==> flow/design.v <==
`timescale 1ns / 1ps
module microprocessor(
  input             clk,
  input             sys_rst,
  input      [15:0] din,
  output     [15:0] dout,
  output     [15:0] imem_addr,
  input      [31:0] imem_data,
  output     [15:0] dmem_addr,
  output            dmem_we,
  input      [15:0] dmem_rdata,
  output            halted
);
reg [31:0] IR;             
reg [15:0] GPR [31:0];     
reg [15:0] SGPR;           
reg [15:0] PC;
reg sign, zero, overflow, carry;
reg jmp_flag;
reg stop;
localparam [2:0] idle            = 3'd0;   
localparam [2:0] fetch_inst      = 3'd1;   
localparam [2:0] dec_exec_inst   = 3'd2;   
localparam [2:0] next_inst       = 3'd3;   
localparam [2:0] sense_halt      = 3'd4;   
reg [2:0] state, next_state;
wire [15:0] src1 = GPR[IR[21:17]];
wire [15:0] src2 = IR[16] ? IR[15:0] : GPR[IR[15:11]];
wire [15:0] rdv  = GPR[IR[26:22]];
wire [16:0] sum     = {1'b0, src1} + {1'b0, src2};
wire [15:0] diff    = src1 - src2;
wire [31:0] mul_res = src1 * src2;
wire [15:0] quot    = (src2 == 16'd0) ? 16'hFFFF : (src1 / src2);
reg        wr_en;
reg [15:0] wr_val;
reg        jmp_n;
reg        stop_n;
always @(*) begin
  wr_en  = 1'b1;
  wr_val = rdv;
  jmp_n  = 1'b0;
  stop_n = 1'b0;
  case (IR[31:27])
    5'b00000 : wr_val = SGPR;
    5'b00001     : wr_val = IR[16] ? IR[15:0] : src1;
    5'b00010     : wr_val = sum[15:0];
    5'b00011     : wr_val = diff;
    5'b00100     : wr_val = mul_res[15:0];
    5'b00101     : wr_val = quot;
    5'b00110     : wr_val = src1 | src2;
    5'b00111    : wr_val = src1 & src2;
    5'b01000    : wr_val = src1 ^ src2;
    5'b01001   : wr_val = src1 ~^ src2;
    5'b01010   : wr_val = ~(src1 & src2);
    5'b01011    : wr_val = ~(src1 | src2);
    5'b01100    : wr_val = IR[16] ? ~IR[15:0] : ~src1;
    5'b01111 : wr_val = dmem_rdata;
    default  : wr_en = 1'b0;
  endcase
  case (IR[31:27])
    5'b10000        : jmp_n = 1'b1;
    5'b10001      : jmp_n = carry;
    5'b10011       : jmp_n = sign;
    5'b10101       : jmp_n = zero;
    5'b10111   : jmp_n = overflow;
    5'b10010    : jmp_n = ~carry;
    5'b10100     : jmp_n = ~sign;
    5'b10110     : jmp_n = ~zero;
    5'b11000 : jmp_n = ~overflow;
    5'b11001        : stop_n = 1'b1;
    default      : ;
  endcase
end
wire [15:0] rd_new = wr_en ? wr_val : rdv;
wire sign_n  = (IR[31:27] == 5'b00100) ? mul_res[31] : rd_new[15];
wire zero_n  = (IR[31:27] == 5'b00100) ? ~(|mul_res) : ~(|rd_new);
wire carry_n = (IR[31:27] == 5'b00010) ? sum[16] : 1'b0;
wire ovf_n   = (IR[31:27] == 5'b00010) ? ((~src1[15] & ~src2[15] & rd_new[15]) | (src1[15] & src2[15] & ~rd_new[15])) :
               (IR[31:27] == 5'b00011) ? ((~src1[15] & src2[15] & rd_new[15]) | (src1[15] & ~src2[15] & ~rd_new[15])) :
               1'b0;
always @(posedge clk) begin
  if (sys_rst)
    state <= idle;
  else
    state <= next_state;
end
always @(*) begin
  case (state)
    idle            : next_state = fetch_inst;
    fetch_inst      : next_state = dec_exec_inst;
    dec_exec_inst   : next_state = next_inst;
    next_inst       : next_state = sense_halt;
    sense_halt      : next_state = stop ? sense_halt : fetch_inst;
    default         : next_state = idle;
  endcase
end
always @(posedge clk) begin
  if (sys_rst) begin
    sign     <= 1'b0;
    zero     <= 1'b0;
    overflow <= 1'b0;
    carry    <= 1'b0;
    jmp_flag <= 1'b0;
    stop     <= 1'b0;
  end else begin
    case (state)
      idle: begin
        IR <= 32'h0;
        PC <= 16'd0;
      end
      fetch_inst: begin
        IR <= imem_data;
      end
      dec_exec_inst: begin
        if (wr_en)
          GPR[IR[26:22]] <= wr_val;
        if (IR[31:27] == 5'b00100)
          SGPR <= mul_res[31:16];
        sign     <= sign_n;
        zero     <= zero_n;
        carry    <= carry_n;
        overflow <= ovf_n;
        jmp_flag <= jmp_n;
        stop     <= stop_n;
      end
      next_inst: begin
        PC <= jmp_flag ? IR[15:0] : PC + 16'd1;
      end
      default: ;
    endcase
  end
end
assign imem_addr = PC;
assign dmem_addr = IR[15:0];
assign dmem_we   = (state == dec_exec_inst) && ((IR[31:27] == 5'b01101) || (IR[31:27] == 5'b01110));
assign dout      = (IR[31:27] == 5'b01110) ? din : src1;
assign halted    = stop;
endmodule
* Step by step through the tools: microprocessor
Tool output for the design above, in the order of the flow.
Line numbers count from 1 in the design file above.
Not given: -
- Design top :: microprocessor
- Clock input :: clk
- Standard-cell library :: sky130hd
- Library corner :: tt_025C_1v80

* Elaborated design
Source: Yosys, flattened and elaborated, memories not mapped. Widths are those after wreduce. Print and check cells do not count. Equal cells are merged and count once.
Yosys's memory passes give these memory sizes; they may raise the number of words (mostly to a power of two), join words into wider ones and drop unused or constant bits.
- Flip-flop bits (word level) :: 73
- Elaborated cells :: 118
- Bits of input ports :: 66
- Word width x clocked read ports :: 48
- Memory bits (writable) :: 512
- Memory cells :: 1
- Output and inout port bits :: 50
- $add $sub $neg :: 3
- Multiply operators :: 1
- Equality and inequality tests :: 29
- Bitwise operators :: 28
- Mux-type cells :: 32
- Reduce/logical cells :: 13
- Divide/modulo/power cells :: 1
** Memory list
- GPR :: words 32, bits a word 16, rd ports 3, wr ports 1, line 15 : reg [15:0] GPR [31:0];
** Operators by type and width (count)
- multiplier 16 x 16 -> 32 bit :: 1
- divider 16 x 16 -> 16 bit :: 1
- case mux 16 bit (select 14 bit) :: 1
- two-way mux 16 bit :: 10
- inverter 16 bit :: 4
- case mux 32 bit (select 2 bit) :: 1
- equality test 5 bit with constant B :: 10
- equality test 5 x 4 -> 1 bit with constant B :: 8
- OR reduction 32 bit :: 1
- case mux 16 bit (select 2 bit) :: 1
- two-way mux 5 bit :: 6
- equality test 5 x 3 -> 1 bit with constant B :: 4
- adder 16 x 16 -> 17 bit :: 1
- adder 16 x 1 -> 16 bit with constant B :: 1
- subtractor 16 bit :: 1
- AND 16 bit :: 1
- bitwise OR 16 bit :: 1
- bitwise XNOR 16 bit :: 1
- bitwise XOR 16 bit :: 1
- zero test 16 bit :: 1
- OR reduction 16 bit :: 1
- case mux 3 bit (select 5 bit) :: 1
- OR reduction 14 bit :: 1
- inverter 1 bit :: 10
- equality test 5 x 2 -> 1 bit with constant B :: 2
- two-way mux 1 bit :: 10
- case mux 1 bit (select 9 bit) :: 1
- AND 1 bit :: 8
Not listed: further kinds 13, cells in them 17.

* Longest topological paths
Longest topological path by Yosys (ltp), each cell counted once; first at word level (registers and memories cut), then after technology mapping (sequential cells cut; the memories' decode and read muxes count).
- Depth after elaboration :: 10
- ABC_AREA :: 0
- Mapped depth :: 167

* Synthesis result
The flow's flattened synthesis, as Yosys stat reports it; memories are mapped. The netlist is that of the ABC_AREA named above (0 if unset); the other value can give another one.
The area totals of this step are shown rounded.
** Cell types
- sky130_fd_sc_hd__edfxtp_1 :: count 576, total area 1.73E+04 µm²
- sky130_fd_sc_hd__mux4_2 :: count 347, total area 7.81E+03 µm²
- sky130_fd_sc_hd__fa_1 :: count 196, total area 3.92E+03 µm²
- sky130_fd_sc_hd__ha_1 :: count 293, total area 3.67E+03 µm²
- sky130_fd_sc_hd__mux2i_1 :: count 199, total area 1991.91 µm²
- sky130_fd_sc_hd__nand2_1 :: count 407, total area 1.53E+03 µm²
- sky130_fd_sc_hd__nor2_1 :: count 324, total area 1.22E+03 µm²
- sky130_fd_sc_hd__inv_1 :: count 320, total area 1.2E+03 µm²
- sky130_fd_sc_hd__a21oi_1 :: count 182, total area 910.874 µm²
- sky130_fd_sc_hd__o21ai_0 :: count 162, total area 810.778 µm²
- sky130_fd_sc_hd__clkbuf_1 :: count 155, total area 581.808 µm²
- sky130_fd_sc_hd__mux2_2 :: count 51, total area 574.301 µm²
- sky130_fd_sc_hd__a22oi_1 :: count 76, total area 570.547 µm²
- sky130_fd_sc_hd__dfxtp_1 :: count 26, total area 520.499 µm²
- sky130_fd_sc_hd__xnor2_1 :: count 57, total area 499.229 µm²
- sky130_fd_sc_hd__nor3_1 :: count 84, total area 420.403 µm²
- sky130_fd_sc_hd__nand3_1 :: count 67, total area 335.322 µm²
- sky130_fd_sc_hd__o21a_1 :: count 44, total area 330.317 µm²
Not listed: further types 94, cells in them 883.
- Mapped cells :: 4449
- Buffers :: 264
- Flip-flop cells :: 602
- Cell area after synthesis :: 50800 µm²
- Area of sequential cells :: 17800 µm²

* Path before layout
OpenSTA on the mapped netlist: ideal clock, no wires. The path of least setup slack (recovery checks aside). Input and output delay are each 20% of the period. Register names are those of the netlist, which keeps one name where synthesis merged equal registers.
- Kind :: register to register
- Start :: register (name not given)
- End :: register zero
- Time at the first pin :: 0 ps
- Period :: 30000 ps
- Library setup time :: 127 ps
- Slack :: -2358 ps
- Arrival time :: 32231 ps
- Buffers on the path :: 19
- Stages :: 155
- Path delay :: 32358 ps
- Period reached after synthesis :: 32358 ps
"path delay" = arrival - input delay + setup time.
"stages" counts driving pins, that of a launching flip-flop among them; a cell with two outputs on the path counts twice.
"period reached after synthesis" is the clock period less the worst setup slack; recovery checks do not enter. This is arithmetic on one report: input and output delays are still those of the set period (20% each).
- Cell sequence :: sky130_fd_sc_hd__dfxtp_1 sky130_fd_sc_hd__buf_4 sky130_fd_sc_hd__buf_6 sky130_fd_sc_hd__buf_6 sky130_fd_sc_hd__buf_6 sky130_fd_sc_hd__buf_2 sky130_fd_sc_hd__buf_2 sky130_fd_sc_hd__buf_2 sky130_fd_sc_hd__mux4_2 sky130_fd_sc_hd__a22oi_1 sky130_fd_sc_hd__nand3_1 sky130_fd_sc_hd__a221oi_1 sky130_fd_sc_hd__clkbuf_1 sky130_fd_sc_hd__ha_1 sky130_fd_sc_hd__a22oi_1 sky130_fd_sc_hd__ha_1 sky130_fd_sc_hd__o21a_1 sky130_fd_sc_hd__nor2_1 [119 not listed] sky130_fd_sc_hd__o31ai_1 sky130_fd_sc_hd__a21oi_1 sky130_fd_sc_hd__clkbuf_1 sky130_fd_sc_hd__clkbuf_1 sky130_fd_sc_hd__mux2i_1 sky130_fd_sc_hd__ha_1 sky130_fd_sc_hd__a21boi_0 sky130_fd_sc_hd__o21a_1 sky130_fd_sc_hd__o21ai_0 sky130_fd_sc_hd__a21oi_1 sky130_fd_sc_hd__o211a_1 sky130_fd_sc_hd__o21ai_0 sky130_fd_sc_hd__a21oi_1 sky130_fd_sc_hd__o31ai_1 sky130_fd_sc_hd__a31oi_1 sky130_fd_sc_hd__nor4_1 sky130_fd_sc_hd__o21ai_1 sky130_fd_sc_hd__o211ai_1
** Ends and longest elaborated chain, after synthesis
- end: assignment :: line 100 : zero     <= 1'b0;
- end: assignment :: line 120 : zero     <= zero_n;
- end: declaration :: line 18 : reg sign, zero, overflow, carry;
No chain of elaborated cells between the ends is given.
Some nets on the timed path still bear RTL names; the line given drives or declares the net.
** Nets with RTL names, path after synthesis
- wr_val[0] :: line 43 : case (IR[31:27])

* Worst path after layout
From the final timing report of flow run 1: the path of least setup slack in the routed layout; clock arrival at registers is part of the times.
The report prints the path's times to 10 ps; the period is as set.
- Kind :: register to register
- Start :: register (name not given)
- End :: register zero
- Arrival time :: 33900 ps
- Slack :: -7480 ps
- Time at the first pin :: 620 ps
- Buffers on the path :: 20
- Stages :: 150
- Period :: 25800 ps
- Library setup time :: 50 ps
- Cell sequence :: sky130_fd_sc_hd__dfxtp_1 sky130_fd_sc_hd__clkbuf_4 sky130_fd_sc_hd__clkbuf_2 sky130_fd_sc_hd__clkbuf_2 sky130_fd_sc_hd__nand2_1 sky130_fd_sc_hd__a211oi_1 sky130_fd_sc_hd__nor4b_4 sky130_fd_sc_hd__buf_6 sky130_fd_sc_hd__inv_2 sky130_fd_sc_hd__nand4_1 sky130_fd_sc_hd__or3_1 sky130_fd_sc_hd__buf_2 sky130_fd_sc_hd__nor2_4 sky130_fd_sc_hd__nor2_1 sky130_fd_sc_hd__a21oi_2 sky130_fd_sc_hd__ha_1 sky130_fd_sc_hd__o21a_1 sky130_fd_sc_hd__o21ai_1 [114 not listed] sky130_fd_sc_hd__clkbuf_8 sky130_fd_sc_hd__mux2i_1 sky130_fd_sc_hd__ha_1 sky130_fd_sc_hd__a21boi_1 sky130_fd_sc_hd__o21a_1 sky130_fd_sc_hd__o21ai_1 sky130_fd_sc_hd__a21oi_1 sky130_fd_sc_hd__o211a_1 sky130_fd_sc_hd__o21ai_2 sky130_fd_sc_hd__a21oi_2 sky130_fd_sc_hd__o31ai_4 sky130_fd_sc_hd__buf_4 sky130_fd_sc_hd__buf_12 sky130_fd_sc_hd__a31oi_2 sky130_fd_sc_hd__buf_6 sky130_fd_sc_hd__nor4_1 sky130_fd_sc_hd__o21ai_1 sky130_fd_sc_hd__o211ai_1
** Ends and longest elaborated chain, after layout
- end: assignment :: line 100 : zero     <= 1'b0;
- end: assignment :: line 120 : zero     <= zero_n;
- end: declaration :: line 18 : reg sign, zero, overflow, carry;
No chain of elaborated cells between the ends is given.

Below are 3 stored runs of the flow (Yosys, OpenROAD; platform sky130hd) on microprocessor, each with its settings and what was measured, unordered. Constraints: input delay and output delay 20% of the set period each, output load 0.01 pF.
"achieved period" = clock period - worst setup slack. The figure is calculated, with input and output delays left at 20% of the set period.
"allowed time less slack (worst setup path)" means the part of the period allowed to the worst setup path (the constraints hold back 20% at inputs and 20% at outputs) less its slack; where the path has registers, the arrival times of their clocks count too.
"allowed time less slack (worst setup path)" is given in steps of 10 ps.
The measured numbers are rounded.

* Flow run 1
** Files
==> flow/run.sh <==
#!/bin/bash
# the make line also repeats the synthesis and layout settings of config.mk as NAME=value (left out here)
make -C /OpenROAD-flow-scripts/flow DESIGN_CONFIG=/design/flow/config.mk WORK_HOME=/design/flow/orfs CLKGATE_MAP_FILE= finish
==> flow/config.mk <==
export PLATFORM = sky130hd
export DESIGN_NAME = microprocessor
export DESIGN_NICKNAME = microprocessor
export VERILOG_FILES = /design/flow/design.v
export SDC_FILE = /design/flow/constraint.sdc
export NUM_CORES = 4
export LEC_CHECK = 0
export ABC_AREA = 0
export CAP_MARGIN = 5
export CELL_PAD_IN_SITES_GLOBAL_PLACEMENT = 1
export CORE_ASPECT_RATIO = 0.92
export CORE_MARGIN = 2
export CORE_UTILIZATION = 25
export CTS_CLUSTER_DIAMETER = 334
export CTS_CLUSTER_SIZE = 49
export GPL_ROUTABILITY_DRIVEN = 1
export GPL_TIMING_DRIVEN = 0
export HOLD_SLACK_MARGIN = 0.22
export MAX_ROUTING_LAYER = met4
export PLACE_DENSITY_LB_ADDON = 0.26
export SETUP_SLACK_MARGIN = -0.78
export SLEW_MARGIN = 5
export TNS_END_PERCENT = 10
==> flow/constraint.sdc <==
create_clock -name core_clock -period 25.8 [get_ports {clk}]
set_input_delay 5.1600 -clock core_clock [delete_from_list [all_inputs] [get_ports {clk}]]
set_output_delay 5.1600 -clock core_clock [all_outputs]
set_load 0.01 [all_outputs]
** Results
- Post-route setup TNS :: -635000 ps
- Std-cell area (final layout) :: 59300 µm²
- Allowed time less slack (worst setup path) :: 33280 ps
- Worst path kind :: register to register
- Area inside the die boundary :: 207000 µm²
- Mapped cell area after synthesis :: 50800 µm²
- Achieved period :: 33284 ps
- Worst-case hold slack :: 472 ps
- Setup slack of the critical path :: -7480 ps

* Flow run 2
** Files
==> flow/run.sh <==
#!/bin/bash
# the make line also repeats the synthesis and layout settings of config.mk as NAME=value (left out here)
make -C /OpenROAD-flow-scripts/flow DESIGN_CONFIG=/design/flow/config.mk WORK_HOME=/design/flow/orfs CLKGATE_MAP_FILE= finish
==> flow/config.mk <==
export PLATFORM = sky130hd
export DESIGN_NAME = microprocessor
export DESIGN_NICKNAME = microprocessor
export VERILOG_FILES = /design/flow/design.v
export SDC_FILE = /design/flow/constraint.sdc
export NUM_CORES = 4
export LEC_CHECK = 0
export ABC_AREA = 1
export CAP_MARGIN = 0
export CELL_PAD_IN_SITES_GLOBAL_PLACEMENT = 1
export CORE_ASPECT_RATIO = 0.6
export CORE_MARGIN = 2
export CORE_UTILIZATION = 25
export CTS_CLUSTER_DIAMETER = 182
export GPL_ROUTABILITY_DRIVEN = 1
export GPL_TIMING_DRIVEN = 1
export PLACE_DENSITY_LB_ADDON = 0.26
export SETUP_SLACK_MARGIN = -0.78
export SLEW_MARGIN = 0
==> flow/constraint.sdc <==
create_clock -name core_clock -period 25.8 [get_ports {clk}]
set_input_delay 5.1600 -clock core_clock [delete_from_list [all_inputs] [get_ports {clk}]]
set_output_delay 5.1600 -clock core_clock [all_outputs]
set_load 0.01 [all_outputs]
** Results
- Mapped cell area after synthesis :: 51600 µm²
- Std-cell area (final layout) :: 67000 µm²
- Worst-case hold slack :: 475 ps
- Area inside the die boundary :: 210000 µm²
- Post-route setup TNS :: -170000 ps
- Achieved period :: 29230 ps
- Setup slack of the critical path :: -3430 ps
- Allowed time less slack (worst setup path) :: 29230 ps
- Worst path kind :: register to register

* Flow run 3
** Files
==> flow/run.sh <==
#!/bin/bash
# the make line also repeats the synthesis and layout settings of config.mk as NAME=value (left out here)
make -C /OpenROAD-flow-scripts/flow DESIGN_CONFIG=/design/flow/config.mk WORK_HOME=/design/flow/orfs CLKGATE_MAP_FILE= finish
==> flow/config.mk <==
export PLATFORM = sky130hd
export DESIGN_NAME = microprocessor
export DESIGN_NICKNAME = microprocessor
export VERILOG_FILES = /design/flow/design.v
export SDC_FILE = /design/flow/constraint.sdc
export NUM_CORES = 4
export LEC_CHECK = 0
export ABC_AREA = 0
export CAP_MARGIN = 20
export CELL_PAD_IN_SITES_DETAIL_PLACEMENT = 1
export CORE_MARGIN = 2
export CORE_UTILIZATION = 50
export CTS_CLUSTER_DIAMETER = 294
export PLACE_DENSITY_LB_ADDON = 0.03
export SLEW_MARGIN = 20
export TNS_END_PERCENT = 35
==> flow/constraint.sdc <==
create_clock -name core_clock -period 19.5 [get_ports {clk}]
set_input_delay 3.9000 -clock core_clock [delete_from_list [all_inputs] [get_ports {clk}]]
set_output_delay 3.9000 -clock core_clock [all_outputs]
set_load 0.01 [all_outputs]
** Results
- Achieved period :: 30356 ps
- Area inside the die boundary :: 104000 µm²
- Std-cell area (final layout) :: 67700 µm²
- Allowed time less slack (worst setup path) :: 30360 ps
- Worst path kind :: register to register
- Setup slack of the critical path :: -10900 ps
- Mapped cell area after synthesis :: 50800 µm²
- Worst-case hold slack :: 453 ps
- Post-route setup TNS :: -1240000 ps
